==> flow/design.v <==
module DCIM (
    input clk,
    input rst_n,
    input in_valid,
    input [127:0] in_data1,
    input [127:0] in_data2,
    input [127:0] in_data3,
    input [127:0] in_data4, 
    output reg out_valid,
    output reg [12:0] O1,
    output reg [12:0] O2,
    output reg [12:0] O3,
    output reg [12:0] O4
);
reg [127:0] in_data1_dff, in_data2_dff, in_data3_dff, in_data4_dff;
always @(posedge clk) begin
    in_data1_dff <= in_data1;
    in_data2_dff <= in_data2;
    in_data3_dff <= in_data3;
    in_data4_dff <= in_data4;
end
reg in_valid_dff, in_valid_d2, in_valid_d3, in_valid_d4, in_valid_d5, in_valid_d6, in_valid_d7, in_valid_d8;
reg [1:0] cnt;
always @(posedge clk or negedge rst_n) begin
    if (!rst_n) begin
        in_valid_dff <= 1'b0;
        in_valid_d2 <= 1'b0;
        in_valid_d3 <= 1'b0;
        in_valid_d4 <= 1'b0;
        in_valid_d5 <= 1'b0;
        in_valid_d6 <= 1'b0;
        in_valid_d7 <= 1'b0;
        in_valid_d8 <= 1'b0;
    end
    else begin
        in_valid_dff <= in_valid;
        in_valid_d2 <= in_valid_dff;
        in_valid_d3 <= in_valid_d2;
        in_valid_d4 <= in_valid_d3;
        in_valid_d5 <= in_valid_d4;
        in_valid_d6 <= in_valid_d5;
        in_valid_d7 <= in_valid_d6;
        in_valid_d8 <= in_valid_d7;
    end
end
reg [4:0] sum1_1 [0:15], sum2_1 [0:15], sum3_1 [0:15], sum4_1 [0:15];
reg [5:0] sum1_2 [0:7], sum2_2 [0:7], sum3_2 [0:7], sum4_2 [0:7];
reg [6:0] sum1_3 [0:3], sum2_3 [0:3], sum3_3 [0:3], sum4_3 [0:3];
reg [7:0] sum1_4 [0:1], sum2_4 [0:1], sum3_4 [0:1], sum4_4 [0:1];
reg [8:0] sum1_5, sum2_5, sum3_5, sum4_5;
generate
    genvar i_1;
    for (i_1 = 0; i_1 < 16; i_1 = i_1 + 1) begin
        always @(posedge clk) begin
            sum1_1[i_1] <= in_data1_dff[127-i_1*8:124-i_1*8] + in_data1_dff[123-i_1*8:120-i_1*8];
            sum2_1[i_1] <= in_data2_dff[127-i_1*8:124-i_1*8] + in_data2_dff[123-i_1*8:120-i_1*8];
            sum3_1[i_1] <= in_data3_dff[127-i_1*8:124-i_1*8] + in_data3_dff[123-i_1*8:120-i_1*8];
            sum4_1[i_1] <= in_data4_dff[127-i_1*8:124-i_1*8] + in_data4_dff[123-i_1*8:120-i_1*8];
        end
    end
endgenerate
generate
    genvar i_2;
    for (i_2 = 0; i_2 < 8; i_2 = i_2 + 1) begin
        always @(posedge clk) begin
            sum1_2[i_2] <= sum1_1[i_2*2] + sum1_1[i_2*2+1];
            sum2_2[i_2] <= sum2_1[i_2*2] + sum2_1[i_2*2+1];
            sum3_2[i_2] <= sum3_1[i_2*2] + sum3_1[i_2*2+1];
            sum4_2[i_2] <= sum4_1[i_2*2] + sum4_1[i_2*2+1];
        end
    end
endgenerate
generate
    genvar i_3;
    for (i_3 = 0; i_3 < 4; i_3 = i_3 + 1) begin
        always @(posedge clk) begin
            sum1_3[i_3] <= sum1_2[i_3*2] + sum1_2[i_3*2+1];
            sum2_3[i_3] <= sum2_2[i_3*2] + sum2_2[i_3*2+1];
            sum3_3[i_3] <= sum3_2[i_3*2] + sum3_2[i_3*2+1];
            sum4_3[i_3] <= sum4_2[i_3*2] + sum4_2[i_3*2+1];
        end
    end
endgenerate
generate
    genvar i_4;
    for (i_4 = 0; i_4 < 2; i_4 = i_4 + 1) begin
        always @(posedge clk) begin
            sum1_4[i_4] <= sum1_3[i_4*2] + sum1_3[i_4*2+1];
            sum2_4[i_4] <= sum2_3[i_4*2] + sum2_3[i_4*2+1];
            sum3_4[i_4] <= sum3_3[i_4*2] + sum3_3[i_4*2+1];
            sum4_4[i_4] <= sum4_3[i_4*2] + sum4_3[i_4*2+1];
        end
    end
endgenerate
always @(posedge clk) begin
    sum1_5 <= sum1_4[0] + sum1_4[1];
    sum2_5 <= sum2_4[0] + sum2_4[1];
    sum3_5 <= sum3_4[0] + sum3_4[1];
    sum4_5 <= sum4_4[0] + sum4_4[1];
end
always @(posedge clk or negedge rst_n) begin
    if (!rst_n) begin
        cnt <= 2'd0;
    end
    else begin
        if (in_valid_d6) begin
            cnt <= cnt + 1;
        end
    end
end
reg [12:0] sum1, sum2, sum3, sum4;
always @(posedge clk or negedge rst_n) begin
    if (!rst_n) begin
        sum1 <= 13'b0;
        sum2 <= 13'b0;
        sum3 <= 13'b0;
        sum4 <= 13'b0;
    end
    else begin
        if (in_valid_d6) begin
            if (~|cnt) begin
                sum1 <= sum1_5;
                sum2 <= sum2_5;
                sum3 <= sum3_5;
                sum4 <= sum4_5;
            end else begin
                sum1 <= {sum1[11:0], 1'b0} + sum1_5;
                sum2 <= {sum2[11:0], 1'b0} + sum2_5;
                sum3 <= {sum3[11:0], 1'b0} + sum3_5;
                sum4 <= {sum4[11:0], 1'b0} + sum4_5;
            end
        end
    end
end
always @(posedge clk or negedge rst_n) begin
    if (!rst_n) begin
        O1 <= 13'b0;
        O2 <= 13'b0;
        O3 <= 13'b0;
        O4 <= 13'b0;
    end
    else begin
        if (in_valid_d7 & ~|cnt) begin
            O1 <= sum1;
            O2 <= sum2;
            O3 <= sum3;
            O4 <= sum4;
        end 
        else begin
            O1 <= 13'b0;
            O2 <= 13'b0;
            O3 <= 13'b0;
            O4 <= 13'b0;
        end
    end
end
always @(posedge clk or negedge rst_n) begin
    if (!rst_n) begin
        out_valid <= 1'b0;
    end
    else begin
        if (in_valid_d7 & ~|cnt) begin
            out_valid <= 1'b1;
        end
        else begin
            out_valid <= 1'b0;
        end
    end
end
endmodule
* Step by step through the tools: DCIM
What the tools print for DCIM, step after step.
Lines are those of the file above, counted from 1.
Not given: n/a
- Design top :: DCIM
- Clock input :: clk
- Cell library :: sky130hd
- Library corner :: tt_025C_1v80

* Word level
Counts by Yosys on the flattened word-level netlist (proc, flatten, opt, wreduce). Print and check cells are left out. Cells with the same type and inputs are merged into one.
- Bits in registers :: 1350
- Latch bits :: 0
- Bits in writable memories :: 0
- Bits in read-only memories :: 0
- Word width x clocked read ports :: 0
- Memory cells :: 0
- Input bits :: 515
- Output and inout bits :: 53
- Elaborated cells :: 286
- Add/subtract/negate cells :: 129
- Multiply operators :: 0
- Div/mod/pow operators :: 0
- Order comparisons :: 0
- Eq/ne operators :: 0
- Shift-type cells :: 0
- Muxes and demuxes :: 9
- Bitwise logic cells :: 1
- Reductions and logical operators :: 2
** Operators with widths (number)
- 4-bit by 4-bit adder with 5-bit output :: 64
- 5-bit by 5-bit adder with 6-bit output :: 32
- 6-bit by 6-bit adder with 7-bit output :: 16
- 13-bit two-way mux :: 8
- 7-bit by 7-bit adder with 8-bit output :: 8
- 13-bit by 9-bit adder with 13-bit output :: 4
- 8-bit by 8-bit adder with 9-bit output :: 4
- 2-bit by 1-bit adder with 2-bit output with constant B :: 1
- 2-bit OR reduction :: 1
- 1-bit bitwise AND :: 1
- 1-bit logical NOT :: 1
- 1-bit two-way mux :: 1

* Logic depth
Depth = most cells in a row (Yosys ltp): at word level without a register or memory, in the mapped netlist without a sequential cell, where the memories' decode and read muxes count.
- Word-level depth :: 4
- ABC_AREA :: 1
- Gate-level depth with buffers :: 11
- Mapped depth without buffers :: 11

* Mapped cells and area
The flow's flattened synthesis, as Yosys stat reports it; memories are mapped. The netlist is that of the ABC_AREA named above (0 if unset); the other value can give another one.
- Cells in the netlist :: 4671
- Mapped area :: 50921.3 um^2
- Area of sequential cells :: 27596.5 um^2
- Flip-flop cells :: 1350
- Buffer cells :: 23
** Cell types (number)
- sky130_fd_sc_hd__dfxtp_1 :: 1236
- sky130_fd_sc_hd__ha_1 :: 633
- sky130_fd_sc_hd__dfrtp_1 :: 114
- sky130_fd_sc_hd__fa_1 :: 128
- sky130_fd_sc_hd__nand2_1 :: 619
- sky130_fd_sc_hd__inv_1 :: 613
- sky130_fd_sc_hd__xor2_1 :: 249
- sky130_fd_sc_hd__a21oi_1 :: 308
- sky130_fd_sc_hd__nand3_1 :: 210
- sky130_fd_sc_hd__xnor2_1 :: 90
- sky130_fd_sc_hd__o21ai_0 :: 155
- sky130_fd_sc_hd__nor2_1 :: 99
- sky130_fd_sc_hd__o21bai_1 :: 36
- sky130_fd_sc_hd__a21o_1 :: 31
- sky130_fd_sc_hd__nand4_1 :: 33
- sky130_fd_sc_hd__o211ai_1 :: 20
- sky130_fd_sc_hd__o21a_1 :: 13
- sky130_fd_sc_hd__buf_2 :: 15
Other cell types: 14; their cells: 69.

* Path before layout
Path of least setup slack by OpenSTA after synthesis, without wires, with an ideal clock, recovery checks aside; 20% of the period is set as input and as output delay. Where synthesis merged equal registers, the netlist keeps one of their names.
- Path type :: reg2reg
- From :: register sum1_3[0][0]
- To :: register sum1_4[0][6]
- Period :: 2.4 ns
- Time at the first pin :: 0.000 ns
- Arrival time :: 1.469 ns
- Data required time :: 2.283 ns
- Slack :: 0.815 ns
- Path delay :: 1.586 ns
- Driving pins on the path :: 11
- Synthesis period reached :: 1.585 ns
"path delay" = arrival - input delay + setup time.
"driving pins on the path": output pins that drive a net of the path, with the launching flip-flop's if there is one; two outputs of one cell count as two.
"synthesis period reached" is the clock period less the worst setup slack; recovery checks do not enter. This is arithmetic on one report: input and output delays are still those of the set period (20% each).
Between the ends stands the longest chain of elaborated cells between them, by number of cells; it is not shown to be the way that was timed. Of several equally long chains one is given.
A line is the first line of the expression or statement that the cell stems from. Yosys adds cells for indexed reads and writes and turns some case tables into memories.
- Cell sequence :: sky130_fd_sc_hd__dfxtp_1 > sky130_fd_sc_hd__ha_1 > sky130_fd_sc_hd__inv_1 > sky130_fd_sc_hd__fa_1 > sky130_fd_sc_hd__nand3b_1 > sky130_fd_sc_hd__nand2_1 > sky130_fd_sc_hd__nand2_1 > sky130_fd_sc_hd__a21boi_1 > sky130_fd_sc_hd__nor2_1 > sky130_fd_sc_hd__nand2_1 > sky130_fd_sc_hd__nand2_1
- Cells in the longest elaborated chain :: 1
- Elaborated cells between the ends (all ways) :: 1
- RTL lines with such cells :: 1
- Those cells by class :: 1 x add/sub
** Ends and longest elaborated chain, post-synthesis
- from (decl) :: RTL line 48 : reg [6:0] sum1_3 [0:3], sum2_3 [0:3], sum3_3 [0:3], sum4_3 [0:3];
- from (assign) :: RTL line 77 : sum1_3[i_3] <= sum1_2[i_3*2] + sum1_2[i_3*2+1];
- 7-bit by 7-bit adder with 8-bit output :: RTL line 88 : sum1_4[i_4] <= sum1_3[i_4*2] + sum1_3[i_4*2+1];
- to (assign) :: RTL line 88
- to (decl) :: RTL line 49 : reg [7:0] sum1_4 [0:1], sum2_4 [0:1], sum3_4 [0:1], sum4_4 [0:1];

* Timing after layout
Path of least setup slack in the final report of run 1 (OpenROAD, finished layout, wires in). Where an end is a register, its clock arrival counts in the times.
- Path type :: reg2out
- From :: register O4[11]
- To :: output O4[11]
- Period :: 1.39 ns
- External output delay :: 0.28 ns
- Time at the first pin :: 0.83 ns
- Arrival time :: 1.41 ns
- Data required time :: 1.11 ns
- Slack :: -0.29 ns
- Driving pins on the path :: 2
At most two assigning lines are given for a register; there are more.
- Cell sequence :: sky130_fd_sc_hd__dfrtp_1 > sky130_fd_sc_hd__buf_6
- Cells in the longest elaborated chain :: 0
- Elaborated cells between the ends (all ways) :: 0
- RTL lines with such cells :: 0
** Ends and longest elaborated chain, post-layout
- from (decl) :: RTL line 13 : output reg [12:0] O4
- from (assign) :: RTL line 140 : O4 <= 13'b0;
- from (assign) :: RTL line 147 : O4 <= sum4;
- to (decl) :: RTL line 13

Appendix: measured runs

Measured data: module DCIM, platform sky130hd, 5 stored runs of the flow under differing settings, order arbitrary. Input and output delays are each 20% of the period that was set; the output load is 0.01 pF.
"reached clock period": clock period set for the run, less the worst setup slack. It is reckoned from that one timing run; input and output delays stay at 20% of the period that was set.
By "worst setup path time" is meant the share of the clock period that the worst setup path is allowed (20% is reserved at inputs, 20% at outputs), minus its slack. Clock arrival times at its registers enter into it.
"total power of the final layout" is the tool's figure for a default switching activity; nothing was simulated.

** Run 1
- Settings :: ABC_AREA=1; CAP_MARGIN=35; CORE_ASPECT_RATIO=1.36; CORE_MARGIN=4; CORE_UTILIZATION=48; CTS_CLUSTER_DIAMETER=21; GPL_ROUTABILITY_DRIVEN=0; HOLD_SLACK_MARGIN=0.2; MIN_ROUTING_LAYER=met2; SETUP_SLACK_MARGIN=0.11; TNS_END_PERCENT=95; period_ns=1.39; SLEW_MARGIN=20
- Utilization of the finished layout :: 0.793
- Die size :: 111421.0 um^2
- Chip area after synthesis (Yosys) :: 50921.3 um^2
- Standard-cell area after layout :: 83562.6 um^2
- Setup TNS :: -18.024 ns
- Worst setup path time :: 1.41 ns
- Critical path kind :: reg2out
- Reached clock period :: 1.683 ns
- Total power of the final layout :: 211220 uW
- Worst slack on setup checks :: -0.293 ns
- Final worst hold slack :: 0.346 ns

** Run 2
- Settings :: ABC_AREA=1; CAP_MARGIN=25; CORE_ASPECT_RATIO=1.4; CORE_MARGIN=8; CORE_UTILIZATION=47; CTS_CLUSTER_DIAMETER=372; GPL_ROUTABILITY_DRIVEN=1; GPL_TIMING_DRIVEN=1; MAX_ROUTING_LAYER=met4; MIN_ROUTING_LAYER=met2; PLACE_DENSITY_LB_ADDON=0.0; SETUP_SLACK_MARGIN=0.32; SLEW_MARGIN=40; TNS_END_PERCENT=90; period_ns=3.05
- Die size :: 119280.0 um^2
- Worst slack on setup checks :: 0.654 ns
- Reached clock period :: 2.396 ns
- Final worst hold slack :: 0.296 ns
- Utilization of the finished layout :: 0.583
- Worst setup path time :: 1.79 ns
- Critical path kind :: reg2out
- Chip area after synthesis (Yosys) :: 50921.3 um^2
- Total power of the final layout :: 60941 uW
- Setup TNS :: 0.000 ns
- Standard-cell area after layout :: 62950.4 um^2

** Run 3
- Settings :: ABC_AREA=1; CORE_MARGIN=3; CORE_UTILIZATION=47; CTS_CLUSTER_DIAMETER=372; GPL_ROUTABILITY_DRIVEN=1; GPL_TIMING_DRIVEN=0; MIN_ROUTING_LAYER=met1; PLACE_DENSITY=0.76; SETUP_SLACK_MARGIN=-0.03; SLEW_MARGIN=15; TNS_END_PERCENT=5; period_ns=3.05; CAP_MARGIN=20
- Final worst hold slack :: 0.313 ns
- Standard-cell area after layout :: 63164.3 um^2
- Utilization of the finished layout :: 0.588
- Die size :: 112329.0 um^2
- Setup TNS :: 0.000 ns
- Worst slack on setup checks :: 0.594 ns
- Chip area after synthesis (Yosys) :: 50921.3 um^2
- Worst setup path time :: 1.85 ns
- Critical path kind :: reg2out
- Total power of the final layout :: 61561 uW
- Reached clock period :: 2.456 ns

** Run 4
- Settings :: SETUP_SLACK_MARGIN=0.18; period_ns=2.31; CAP_MARGIN=20; CORE_MARGIN=2; CORE_UTILIZATION=40; SLEW_MARGIN=20
- Utilization of the finished layout :: 0.506
- Chip area after synthesis (Yosys) :: 50257.0 um^2
- Die size :: 128494.0 um^2
- Worst slack on setup checks :: 0.259 ns
- Final worst hold slack :: 0.130 ns
- Total power of the final layout :: 82926 uW
- Reached clock period :: 2.051 ns
- Worst setup path time :: 2.05 ns
- Critical path kind :: reg2reg
- Standard-cell area after layout :: 63300.7 um^2
- Setup TNS :: 0.000 ns

** Run 5
- Settings :: ABC_AREA=1; CAP_MARGIN=10; CELL_PAD_IN_SITES_GLOBAL_PLACEMENT=1; CORE_ASPECT_RATIO=0.91; CORE_MARGIN=6; CORE_UTILIZATION=36; CTS_CLUSTER_SIZE=26; GPL_ROUTABILITY_DRIVEN=1; MAX_ROUTING_LAYER=met4; MIN_ROUTING_LAYER=met2; PLACE_DENSITY_LB_ADDON=0.15; SETUP_SLACK_MARGIN=0.52; period_ns=2.23; SLEW_MARGIN=20
- Worst setup path time :: 1.34 ns
- Critical path kind :: reg2out
- Chip area after synthesis (Yosys) :: 50921.3 um^2
- Final worst hold slack :: 0.122 ns
- Total power of the final layout :: 87285 uW
- Setup TNS :: 0.000 ns
- Die size :: 150627.0 um^2
- Worst slack on setup checks :: 0.442 ns
- Standard-cell area after layout :: 64473.1 um^2
- Utilization of the finished layout :: 0.46
- Reached clock period :: 1.788 ns
